==> flow/design.v <==
module DirectMappedCache #( parameter       BLOCK_SIZE = 32,
                            parameter       NUM_OF_BLOCKS_PER_LINE = 4,
                            parameter       NUM_OF_CACHE_LINES = 4,
                            parameter       ADDRESS_SIZE = 32
                            )
(
input rst_n_i, clk_i, read_i, write_i, write_line_i, read_line_i,
input [ADDRESS_SIZE - 1: 0] address_i,
input [BLOCK_SIZE - 1: 0] data_i,
input [NUM_OF_BLOCKS_PER_LINE*BLOCK_SIZE - 1 : 0] line_i,  
output reg [BLOCK_SIZE - 1: 0] data_o,
output reg [NUM_OF_BLOCKS_PER_LINE*BLOCK_SIZE - 1 : 0] line_o,
output reg [ADDRESS_SIZE - 1: 0]                        address_o,
output reg hit_o, read_flush_o, read_fetch_o, write_flush_o, write_fetch_o
);
reg rst_n_reg, read_reg, write_reg, write_line_reg, read_line_reg;
reg [ADDRESS_SIZE - 1: 0] address_reg;
reg [BLOCK_SIZE - 1: 0] data_i_reg;
reg [NUM_OF_BLOCKS_PER_LINE*BLOCK_SIZE - 1 : 0] line_i_reg;
localparam BLOCK_OFFSET_LENGTH = $clog2(NUM_OF_BLOCKS_PER_LINE);
localparam INDEX_LENGTH = $clog2(NUM_OF_CACHE_LINES);
localparam TAG_LENGTH = ADDRESS_SIZE - BLOCK_OFFSET_LENGTH - INDEX_LENGTH;
localparam DIRTY_BIT = 1'b1;  
localparam VALID_BIT = 1'b1;  
localparam CACHE_LINE_LENGTH = DIRTY_BIT + VALID_BIT + TAG_LENGTH + NUM_OF_BLOCKS_PER_LINE * BLOCK_SIZE;
localparam DIRTY_BIT_INDEX = CACHE_LINE_LENGTH - 1;
localparam VALID_BIT_INDEX = CACHE_LINE_LENGTH - 1 - DIRTY_BIT;
localparam TAG_INDEX = CACHE_LINE_LENGTH -1 - DIRTY_BIT - VALID_BIT;
wire [BLOCK_OFFSET_LENGTH - 1: 0] block_offset;
wire [INDEX_LENGTH - 1: 0] index;
wire [TAG_LENGTH - 1: 0] tag;
reg  [CACHE_LINE_LENGTH - 1: 0] cache [NUM_OF_CACHE_LINES - 1: 0];  
integer i;
assign index = address_reg[INDEX_LENGTH + BLOCK_OFFSET_LENGTH - 1 -: INDEX_LENGTH];
assign block_offset = address_reg[BLOCK_OFFSET_LENGTH - 1 -: BLOCK_OFFSET_LENGTH];
assign tag = address_reg[ADDRESS_SIZE - 1 -: TAG_LENGTH];
always @(posedge clk_i) begin
     rst_n_reg <= rst_n_i;
     read_reg <= read_i;
     write_reg <= write_i;
     write_line_reg <= write_line_i;
     read_line_reg <= read_line_i;
     address_reg <= address_i;
     data_i_reg <= data_i;
     line_i_reg <= line_i;
end
always @(posedge clk_i ) begin  
    if(!rst_n_reg) begin
        hit_o <= 0;
        read_flush_o <= 0;
        read_fetch_o <= 0;
        write_flush_o <= 0;
        write_fetch_o <= 0;
        for(i = 0; i < NUM_OF_CACHE_LINES; i = i + 1) begin
            cache[i][VALID_BIT_INDEX] <= 0;
        end
    end
    hit_o <= 0;
    read_flush_o <= 0;
    read_fetch_o <= 0;
    write_flush_o <= 0;
    write_fetch_o <= 0;
    if(read_reg) begin 
        if(cache[index][VALID_BIT_INDEX] && cache[index][TAG_INDEX -: TAG_LENGTH] == tag) begin
            hit_o <= 1;
            data_o <= cache[index][block_offset*BLOCK_SIZE + BLOCK_SIZE - 1 -: BLOCK_SIZE];
        end
        else if(cache[index][VALID_BIT_INDEX] && cache[index][DIRTY_BIT_INDEX] && !(cache[index][TAG_INDEX -: TAG_LENGTH] == tag)) begin
            read_flush_o <= 1;
        end
        else if(cache[index][VALID_BIT_INDEX] && !cache[index][DIRTY_BIT_INDEX] && !(cache[index][TAG_INDEX -: TAG_LENGTH] == tag)) begin
            read_fetch_o <= 1;
        end
        else if(!cache[index][VALID_BIT_INDEX]) begin
            read_fetch_o <= 1;
        end
    end
    if(write_reg) begin
        if(cache[index][VALID_BIT_INDEX] && cache[index][TAG_INDEX -: TAG_LENGTH] == tag) begin
            hit_o <= 1;
            read_flush_o <= 0;
            read_fetch_o <= 0;
            write_flush_o <= 0;
            write_fetch_o <= 0;
            cache[index][ DIRTY_BIT_INDEX ] <= 1;
            cache[index][ block_offset*BLOCK_SIZE + BLOCK_SIZE - 1 -: BLOCK_SIZE] <= data_i_reg;
        end
        else if(cache[index][VALID_BIT_INDEX] && cache[index][DIRTY_BIT_INDEX] && !(cache[index][TAG_INDEX -: TAG_LENGTH] == tag)) begin
            hit_o <= 0;
            read_flush_o <= 0;
            read_fetch_o <= 0;
            write_flush_o <= 1;
            write_fetch_o <= 0;
        end
        else if(cache[index][VALID_BIT_INDEX] && !cache[index][DIRTY_BIT_INDEX] && !(cache[index][TAG_INDEX -: TAG_LENGTH] == tag)) begin
            hit_o <= 0;
            read_flush_o <= 0;
            read_fetch_o <= 0;
            write_flush_o <= 0;
            write_fetch_o <= 1;
        end
        else if(!cache[index][VALID_BIT_INDEX]) begin
            hit_o <= 0;
            read_flush_o <= 0;
            read_fetch_o <= 0;
            write_flush_o <= 0;
            write_fetch_o <= 1;
        end
        else begin
            hit_o <= 0;
            read_flush_o <= 0;
            read_fetch_o <= 0;
            write_flush_o <= 0;
            write_fetch_o <= 0;
        end
    end
    if(write_line_reg) begin
        cache[index] <= {1'b0, 1'b1, tag, line_i_reg};
    end
    if(read_line_reg) begin
        hit_o <= 1;
        read_flush_o <= 0;
        read_fetch_o <= 0;
        write_flush_o <= 0;
        write_fetch_o <= 0;
        line_o <= cache[index][(TAG_INDEX - TAG_LENGTH) -: NUM_OF_BLOCKS_PER_LINE*BLOCK_SIZE];
        address_o <= { cache[index][ TAG_INDEX -: TAG_LENGTH ], index, {BLOCK_OFFSET_LENGTH{1'b0}}};
    end
end
endmodule
module DMC_Controller #(
                            parameter       BLOCK_SIZE = 32,
                            parameter       NUM_OF_BLOCKS_PER_LINE = 4,
                            parameter       NUM_OF_CACHE_LINES = 4,
                            parameter       ADDRESS_SIZE = 32
)
(
input                                                   clk_i,
input                                                   rst_n_i,
input                                                   write_i,
input                                                   read_i,
input                                                   hit_i,
input                                                   start_from_CPU_i,
input                                                   read_flush_i,
input                                                   read_fetch_i,
input                                                   write_flush_i,
input                                                   write_fetch_i,
input       [ADDRESS_SIZE - 1: 0]                       address_from_CPU_i,
input       [ADDRESS_SIZE - 1: 0]                       address_from_cache_i,
input       [BLOCK_SIZE - 1: 0]                         data_from_CPU_i,
input       [BLOCK_SIZE - 1: 0]                         data_from_cache_i,
input       [BLOCK_SIZE - 1: 0]                         data_from_memory_i,
input       [NUM_OF_BLOCKS_PER_LINE*BLOCK_SIZE - 1: 0]  line_i,
output  reg [BLOCK_SIZE - 1: 0]                         data_to_CPU_o,
output  reg [BLOCK_SIZE - 1: 0]                         data_to_cache_o,
output  reg [BLOCK_SIZE - 1: 0]                         data_to_memory_o,
output  reg [NUM_OF_BLOCKS_PER_LINE*BLOCK_SIZE - 1: 0]  line_o,
output  reg [ADDRESS_SIZE - 1: 0]                       address_to_cache_o,
output  reg [ADDRESS_SIZE - 1: 0]                       address_to_memory_o,
output  reg                                             ready_to_CPU_o,
output  reg                                             mem_read_o,
output  reg                                             mem_write_o,
output  reg                                             read_o,
output  reg                                             read_line_o,
output  reg                                             write_o,
output  reg                                             write_line_o
        );
localparam HIT = 0;
localparam READ_FLUSH = 1;
localparam READ_FETCH = 2;
localparam WRITE_FLUSH = 3;
localparam WRITE_FETCH = 4;
localparam READY = 0;
localparam READ = 1;
localparam READ_RESPONSE = 2;
localparam WRITE = 3;
localparam WRITE_RESPONSE = 4;
localparam FLUSH_CACHE_LINE = 5;
localparam READ_LINE = 6;
localparam WRITE_TO_MEM = 7;
localparam READ_FROM_MEM = 8;
localparam WAIT_MEM_READ = 9;
localparam RECEIVE_FROM_MEM = 10;
localparam WRITE_LINE = 11;
reg [$clog2(NUM_OF_BLOCKS_PER_LINE): 0] block_count;
reg [NUM_OF_BLOCKS_PER_LINE*BLOCK_SIZE - 1: 0] local_line;
reg [ADDRESS_SIZE - 1: 0] address_reg, address_from_cache_reg;
reg [BLOCK_SIZE - 1: 0] data_from_CPU_reg, data_from_cache_reg;
reg read_reg, write_reg;
reg [5:0] state;
wire [4:0] response;  
wire [ADDRESS_SIZE - 1: 0] line_address = {address_reg[ADDRESS_SIZE - 1: $clog2(NUM_OF_BLOCKS_PER_LINE)], {$clog2(NUM_OF_BLOCKS_PER_LINE){1'b0}}};
integer i;
always@(posedge clk_i) begin
    if(!rst_n_i) begin
        state <= READY;
        ready_to_CPU_o <= 0;
        mem_read_o <= 0;
        mem_write_o <= 0;
        read_o <= 0;
        read_line_o <= 0;
        write_o <= 0;
        write_line_o <= 0;
    end
    else
    case(state)
        READY: begin
            data_to_CPU_o <= data_from_cache_reg;  
            ready_to_CPU_o <= 1;
            if(start_from_CPU_i) begin
                address_reg <= address_from_CPU_i;
                data_from_CPU_reg <= data_from_CPU_i;
                read_reg <= read_i;
                write_reg <= write_i;
                ready_to_CPU_o <= 0;
                block_count <= 0;
                if(read_i) begin
                    state <= READ;
                end
                else if(write_i) begin
                    state <= WRITE;
                end
                else begin  
                    state <= READY;
                    $display("START RECEIEVED FROM CPU WITH NO INSTRUCTION");
                end
            end
        end
        READ: begin
            read_o <= 1;
            address_to_cache_o <= address_reg;
            state <= READ_RESPONSE;
            write_line_o <= 0;
        end
        READ_RESPONSE: begin
            read_o <= 0;
            if(hit_i == 1) begin
                data_from_cache_reg <= data_from_cache_i;
                state <= READY;
            end
            else if(read_flush_i == 1) begin
                state <= FLUSH_CACHE_LINE;
            end
            else if(read_fetch_i == 1) begin
                state <= READ_FROM_MEM;
            end
            else begin
                state <= READ_RESPONSE;
            end
        end
        WRITE: begin
            data_to_cache_o <= data_from_CPU_reg;
            write_o <= 1;
            address_to_cache_o <= address_reg;
            write_line_o <= 0;
            state <= WRITE_RESPONSE;
        end
        WRITE_RESPONSE: begin
            write_o <= 0;
            if(hit_i == 1) begin
                state <= READY;
            end
            else if(write_flush_i == 1) begin
                state <= FLUSH_CACHE_LINE;
            end
            else if(write_fetch_i == 1) begin
                state <= READ_FROM_MEM;
            end
            else begin
                state <= WRITE_RESPONSE;
            end
        end
        FLUSH_CACHE_LINE: begin
            address_to_cache_o <= address_reg;
            read_line_o <= 1;
            state <= READ_LINE;
        end
        READ_LINE: begin
            read_line_o <= 0;
            if(hit_i == 1) begin
                local_line <= line_i;
                address_from_cache_reg <= address_from_cache_i;
                state <= WRITE_TO_MEM;
            end
        end
        WRITE_TO_MEM: begin
            block_count <= block_count + 1;
            if(block_count < NUM_OF_BLOCKS_PER_LINE) begin  
                mem_write_o <= 1;
                data_to_memory_o <= local_line[block_count*BLOCK_SIZE + BLOCK_SIZE  - 1 -: BLOCK_SIZE];   
                address_to_memory_o <= (address_from_cache_reg + block_count);
            end
            else begin
                block_count <= 0;
                mem_write_o <= 0;
                state <= READ_FROM_MEM;
            end
        end
        READ_FROM_MEM: begin
            mem_read_o <= 1;
            address_to_memory_o <= (line_address + block_count);
            state <= WAIT_MEM_READ;
        end
        WAIT_MEM_READ: begin
            mem_read_o <= 0;
            state <= RECEIVE_FROM_MEM;
        end
        RECEIVE_FROM_MEM: begin
            if(block_count < NUM_OF_BLOCKS_PER_LINE)
                local_line[(block_count * BLOCK_SIZE) + BLOCK_SIZE - 1 -: BLOCK_SIZE]  <= data_from_memory_i;
            block_count <= block_count + 1;
            if(block_count < NUM_OF_BLOCKS_PER_LINE) begin
                state <= READ_FROM_MEM;
            end
            else begin
                block_count <= 0;
                state <= WRITE_LINE;
            end
        end
        WRITE_LINE: begin
            line_o <= local_line;
            write_line_o <= 1;
            address_to_cache_o <= address_reg;
            if(read_reg) begin
                state <= READ;
            end
            else if(write_reg) begin
                state <= WRITE;
            end
            else begin
                $display("GOT TO WRITE_LINE WITH INVALID INSTRUCTION");
                state <= READY;
            end
        end
    endcase
end
endmodule
module dmc_top (
    input         clk_i,
    input         rst_n_i,
    input         start_i,
    input         read_i,
    input         write_i,
    input  [31:0] address_i,
    input  [31:0] data_i,
    output [31:0] data_o,
    output        ready_o,
    output        mem_read_o,
    output        mem_write_o,
    output [31:0] mem_address_o,
    output [31:0] mem_data_o,
    input  [31:0] mem_data_i
);
localparam BLOCK_SIZE = 32;
localparam NUM_OF_BLOCKS_PER_LINE = 4;
localparam NUM_OF_CACHE_LINES = 4;
localparam ADDRESS_SIZE = 32;
localparam LINE_SIZE = NUM_OF_BLOCKS_PER_LINE * BLOCK_SIZE;
wire hit, read_flush, read_fetch, write_flush, write_fetch;
wire cache_read, cache_write, cache_read_line, cache_write_line;
wire [BLOCK_SIZE - 1: 0]   data_from_cache, data_to_cache;
wire [ADDRESS_SIZE - 1: 0] address_from_cache, address_to_cache;
wire [LINE_SIZE - 1: 0]    line_from_cache, line_to_cache;
DMC_Controller #(.BLOCK_SIZE(BLOCK_SIZE), .NUM_OF_BLOCKS_PER_LINE(NUM_OF_BLOCKS_PER_LINE),
                 .NUM_OF_CACHE_LINES(NUM_OF_CACHE_LINES), .ADDRESS_SIZE(ADDRESS_SIZE)) controller (
    .clk_i(clk_i),
    .rst_n_i(rst_n_i),
    .write_i(write_i),
    .read_i(read_i),
    .hit_i(hit),
    .start_from_CPU_i(start_i),
    .read_flush_i(read_flush),
    .read_fetch_i(read_fetch),
    .write_flush_i(write_flush),
    .write_fetch_i(write_fetch),
    .address_from_CPU_i(address_i),
    .address_from_cache_i(address_from_cache),
    .data_from_CPU_i(data_i),
    .data_from_cache_i(data_from_cache),
    .data_from_memory_i(mem_data_i),
    .line_i(line_from_cache),
    .data_to_CPU_o(data_o),
    .data_to_cache_o(data_to_cache),
    .data_to_memory_o(mem_data_o),
    .line_o(line_to_cache),
    .address_to_cache_o(address_to_cache),
    .address_to_memory_o(mem_address_o),
    .ready_to_CPU_o(ready_o),
    .mem_read_o(mem_read_o),
    .mem_write_o(mem_write_o),
    .read_o(cache_read),
    .read_line_o(cache_read_line),
    .write_o(cache_write),
    .write_line_o(cache_write_line)
);
DirectMappedCache #(.BLOCK_SIZE(BLOCK_SIZE), .NUM_OF_BLOCKS_PER_LINE(NUM_OF_BLOCKS_PER_LINE),
                    .NUM_OF_CACHE_LINES(NUM_OF_CACHE_LINES), .ADDRESS_SIZE(ADDRESS_SIZE)) cache (
    .rst_n_i(rst_n_i),
    .clk_i(clk_i),
    .read_i(cache_read),
    .write_i(cache_write),
    .write_line_i(cache_write_line),
    .read_line_i(cache_read_line),
    .address_i(address_to_cache),
    .data_i(data_to_cache),
    .line_i(line_to_cache),
    .data_o(data_from_cache),
    .line_o(line_from_cache),
    .address_o(address_from_cache),
    .hit_o(hit),
    .read_flush_o(read_flush),
    .read_fetch_o(read_fetch),
    .write_flush_o(write_flush),
    .write_fetch_o(write_fetch)
);
endmodule
# Step by step through the tools: dmc_top
# Module dmc_top before and after one edit of its RTL, step after step.
# Lines under "before" count in the file above, lines under "after" in the edited file.
# "change": "after" minus "before" as printed here. "rel_change_pct": 100 x difference / "before".
# Library cell names are shortened.
# A cell with -- has no value.
dict set report design {
  design {dmc_top}
  clock_port {clk_i}
  library {sky130hd}
  corner {tt_025C_1v80}
}

# Diff
# Unified diff, file above to edited file.
# A script made this edit. It changes what the design does and was not meant as an optimisation.
# begin of diff
@@ -362,4 +362,7 @@
 wire [ADDRESS_SIZE - 1: 0] address_from_cache, address_to_cache;
 wire [LINE_SIZE - 1: 0]    line_from_cache, line_to_cache;
+wire [31:0] mem_address_o_a, mem_address_o_b;
+wire cache_write_line_a, cache_write_line_b;
+wire [31:0] mem_data_o_a, mem_data_o_b;
 DMC_Controller #(.BLOCK_SIZE(BLOCK_SIZE), .NUM_OF_BLOCKS_PER_LINE(NUM_OF_BLOCKS_PER_LINE),
                  .NUM_OF_CACHE_LINES(NUM_OF_CACHE_LINES), .ADDRESS_SIZE(ADDRESS_SIZE)) controller (
@@ -382,8 +385,8 @@
     .data_to_CPU_o(data_o),
     .data_to_cache_o(data_to_cache),
-    .data_to_memory_o(mem_data_o),
+    .data_to_memory_o(mem_data_o_a),
     .line_o(line_to_cache),
     .address_to_cache_o(address_to_cache),
-    .address_to_memory_o(mem_address_o),
+    .address_to_memory_o(mem_address_o_a),
     .ready_to_CPU_o(ready_o),
     .mem_read_o(mem_read_o),
@@ -392,6 +395,17 @@
     .read_line_o(cache_read_line),
     .write_o(cache_write),
-    .write_line_o(cache_write_line)
+    .write_line_o(cache_write_line_a)
 );
+DMC_Controller #(.BLOCK_SIZE(BLOCK_SIZE), .NUM_OF_BLOCKS_PER_LINE(NUM_OF_BLOCKS_PER_LINE), .NUM_OF_CACHE_LINES(NUM_OF_CACHE_LINES), .ADDRESS_SIZE(ADDRESS_SIZE)) controller_b (
+    .clk_i(clk_i), .rst_n_i(rst_n_i), .write_i(write_i), .read_i(read_i), .hit_i(hit),
+    .start_from_CPU_i(start_i), .read_flush_i(read_flush), .read_fetch_i(read_fetch),
+    .write_flush_i(~write_flush), .write_fetch_i(write_fetch), .address_from_CPU_i(address_i),
+    .address_from_cache_i(address_from_cache), .data_from_CPU_i(data_i),
+    .data_from_cache_i(data_from_cache), .data_from_memory_i(mem_data_i), .line_i(line_from_cache),
+    .data_to_memory_o(mem_data_o_b), .address_to_memory_o(mem_address_o_b),
+    .write_line_o(cache_write_line_b));
+assign mem_address_o = mem_address_o_a ^ mem_address_o_b;
+assign cache_write_line = cache_write_line_a ^ cache_write_line_b;
+assign mem_data_o = mem_data_o_a ^ mem_data_o_b;
 DirectMappedCache #(.BLOCK_SIZE(BLOCK_SIZE), .NUM_OF_BLOCKS_PER_LINE(NUM_OF_BLOCKS_PER_LINE),
                     .NUM_OF_CACHE_LINES(NUM_OF_CACHE_LINES), .ADDRESS_SIZE(ADDRESS_SIZE)) cache (
# end of diff

# Elaborated design
# Counts by Yosys on the flattened word-level netlist (proc, flatten, opt, wreduce; memories kept). Print and check cells are left out. Cells with the same type and inputs are merged into one.
# Memory sizes are those after Yosys's memory passes, which may raise the word count (mostly to a power of two), join words into wider ones and drop unused or constant bits.
# item before after change rel_change_pct
set word_totals {}
lappend word_totals {reg_bits 952 1218 266 27.94}
lappend word_totals {n_memories 1 1 0 0.00}
lappend word_totals {out_inout_bits 99 99 0 0.00}
lappend word_totals {elab_cells 492 571 79 16.06}
lappend word_totals {in_bits 101 101 0 0.00}
lappend word_totals {ramBits 632 632 0 0.00}
# item before after change rel_change_pct
set classes {}
lappend classes {muxes 218 238 20 9.17}
lappend classes {bitwise 164 170 6 3.66}
lappend classes {n_reduce_logical 35 50 15 42.86}
lappend classes {n_addsub 12 20 8 66.67}
lappend classes {shift 6 9 3 50.00}
lappend classes {n_eq 17 33 16 94.12}
lappend classes {cmp 1 2 1 100.00}
# op before after change rel_change_pct
set op_table {}
lappend op_table {{1-bit 2-to-1 mux} 182 188 6 3.30}
lappend op_table {{3-bit AND reduction} 6 11 5 83.33}
lappend op_table {{6-bit 2-to-1 mux} 9 13 4 44.44}
lappend op_table {{6-bit by 3-bit equality test with 1-bit output (second input constant)} 4 8 4 100.00}
lappend op_table {{6-bit by 4-bit equality test with 1-bit output (second input constant)} 4 8 4 100.00}
lappend op_table {{2-bit nonzero test} 7 10 3 42.86}
lappend op_table {{2-bit by 1-bit inequality test with 1-bit output (second input constant)} 3 6 3 100.00}
lappend op_table {{2-bit 2-to-1 mux} 3 5 2 66.67}
lappend op_table {{2-bit OR reduction} 3 5 2 66.67}
lappend op_table {{32-bit by 3-bit adder with 32-bit output} 2 4 2 100.00}
lappend op_table {{6-bit by 2-bit equality test with 1-bit output (second input constant)} 2 4 2 100.00}
lappend op_table {{2-bit inequality test (second input constant)} 2 4 2 100.00}
lappend op_table {{4-bit AND reduction} 2 4 2 100.00}
lappend op_table {{32-bit XOR} 0 2 2 --}
lappend op_table {{1-bit case mux with 2-bit select} 5 6 1 20.00}
lappend op_table {{32-bit by 1-bit adder with 32-bit output (second input constant)} 2 3 1 50.00}
lappend op_table {{128-bit 2-to-1 mux} 2 3 1 50.00}
lappend op_table {{3-bit 2-to-1 mux} 2 3 1 50.00}
lappend op_table {{32-bit by 1-bit subtractor with 32-bit output (second input constant)} 2 3 1 50.00}
lappend op_table {{32-bit by 6-bit subtractor with 32-bit output (second input constant)} 2 3 1 50.00}
lappend op_table {{3-bit by 1-bit adder with 3-bit output (second input constant)} 1 2 1 100.00}
lappend op_table {{8-bit by 6-bit adder with 9-bit output (second input constant)} 1 2 1 100.00}
lappend op_table {{128-bit AND} 1 2 1 100.00}
lappend op_table {{6-bit by 1-bit equality test with 1-bit output (second input constant)} 1 2 1 100.00}
lappend op_table {{6-bit zero test} 1 2 1 100.00}
lappend op_table {{3-bit less-than comparator (second input constant)} 1 2 1 100.00}
lappend op_table {{32-bit 2-to-1 mux} 1 2 1 100.00}
lappend op_table {{32-bit negator with 33-bit output} 1 2 1 100.00}
# Unchanged operator kinds not shown: 14.
# The list need not be complete.

# Depth
# Yosys ltp: most cells in a row. Word level: on the elaborated netlist, between registers, memories and ports. Mapped: between sequential cells and ports; inverters and the memories' decode and read muxes count.
# item before after change rel_change_pct
set depth {}
lappend depth {word_depth 11 11 0 0.00}
lappend depth {ABC_AREA 0 0 -- --}
lappend depth {depth_mapped 15 15 0 0.00}
lappend depth {depth_no_buf 10 10 0 0.00}

# Netlist
# Yosys stat after the flow's synthesis: flattened, memories mapped to cells. It holds for the ABC_AREA given above (unset counts as 0); a run with the other value may have another netlist.
# item before after change rel_change_pct
set synth_totals {}
lappend synth_totals {flip_flops 1590 1860 270 16.98}
lappend synth_totals {area_um2 57203.6 71214.6 14011.0 24.49}
lappend synth_totals {mapped_cells 2870 4187 1317 45.89}
lappend synth_totals {seqArea_um2 45493.6 53471.3 7977.7 17.54}
lappend synth_totals {buffers 145 246 101 69.66}
# type before after change rel_change_pct
set by_type {}
lappend by_type {edfxtp_1 1365 1622 257 18.83}
lappend by_type {nand2_1 35 229 194 554.29}
lappend by_type {nor2_1 157 326 169 107.64}
lappend by_type {a21oi_1 149 288 139 93.29}
lappend by_type {o21ai_0 6 139 133 2216.67}
lappend by_type {a22o_1 133 6 -127 -95.49}
lappend by_type {mux2i_1 115 232 117 101.74}
lappend by_type {clkbuf_1 106 186 80 75.47}
lappend by_type {xor2_1 23 97 74 321.74}
lappend by_type {nor2b_1 34 71 37 108.82}
lappend by_type {and2_1 42 73 31 73.81}
lappend by_type {a22oi_1 39 69 30 76.92}
lappend by_type {xnor2_1 38 64 26 68.42}
lappend by_type {mux4_2 218 241 23 10.55}
lappend by_type {buf_2 19 39 20 105.26}
lappend by_type {nand3_1 22 38 16 72.73}
lappend by_type {dfxtp_1 225 238 13 5.78}
lappend by_type {ha_1 6 17 11 183.33}
# Unchanged cell types not shown: 8.
# The list need not be complete.
# By module: a second synthesis without flattening, with its own total; a netlist apart from the flattened one above.
# item before after change rel_change_pct
set unflattened {}
lappend unflattened {hier_cells 2903 4318 1415 48.74}
lappend unflattened {area_unflattened_um2 57782.9 80888.8 23105.9 39.99}
# Rows give one instance, submodules left out.
# mod seq_area_um2 instances n_cells mod_area_um2
set by_module_before {}
lappend by_module_before {DirectMappedCache 28687.5 1 1554 35250.1}
lappend by_module_before {DMC_Controller 16866.2 1 1349 22532.9}
lappend by_module_before {dmc_top 0.0 1 0 0.0}
# mod seq_area_um2 instances n_cells mod_area_um2
set by_module_after {}
lappend by_module_after {DMC_Controller 16866.2 2 1349 22532.9}
lappend by_module_after {DirectMappedCache 28687.5 1 1554 35250.1}
lappend by_module_after {dmc_top 0.0 1 66 573.0}

# Flow runs
# Runs of the flow (Yosys, OpenROAD) on both versions; the two runs of a pair have the same settings. The constraints put input and output delay at 20% of the set period each and load the outputs with 0.01 pF.
dict set report flow_settings_pair_A {
  CORE_UTILIZATION 40
  period_ns 5.0
  CAP_MARGIN 20
  CORE_MARGIN 2
  SLEW_MARGIN 20
}
# item before after change rel_change_pct
set results_pair_A {}
lappend results_pair_A {yosys.chip_area_um2 57203.6 71214.6 14011.0 24.49}
lappend results_pair_A {die_um2 146050.0 181429.0 35379.0 24.22}
lappend results_pair_A {hold_worst_slack_ns 0.317 0.326 0.009 --}
lappend results_pair_A {fin_ws_ns 0.879 0.978 0.099 --}
lappend results_pair_A {design_power_uw 27148 32113 4965 18.29}
lappend results_pair_A {cell_area_final_um2 67405.9 83005.9 15600.0 23.14}
dict set report flow_settings_pair_B {
  CORE_MARGIN 4
  CORE_UTILIZATION 36
  GPL_ROUTABILITY_DRIVEN 1
  PLACE_DENSITY_LB_ADDON 0.16
  SETUP_SLACK_MARGIN 0.28
  period_ns 4.56
  CAP_MARGIN 20
  SLEW_MARGIN 20
}
# item before after change rel_change_pct
set results_pair_B {}
lappend results_pair_B {yosys.chip_area_um2 57203.6 71214.6 14011.0 24.49}
lappend results_pair_B {die_um2 165340.0 204996.0 39656.0 23.98}
lappend results_pair_B {hold_worst_slack_ns 0.304 0.328 0.024 --}
lappend results_pair_B {fin_ws_ns 0.631 0.865 0.234 --}
lappend results_pair_B {design_power_uw 30466 35538 5072 16.65}
lappend results_pair_B {cell_area_final_um2 68232.9 83780.4 15547.5 22.79}
# "design_power_uw": no workload was simulated; the value follows from the tool's default switching activity.
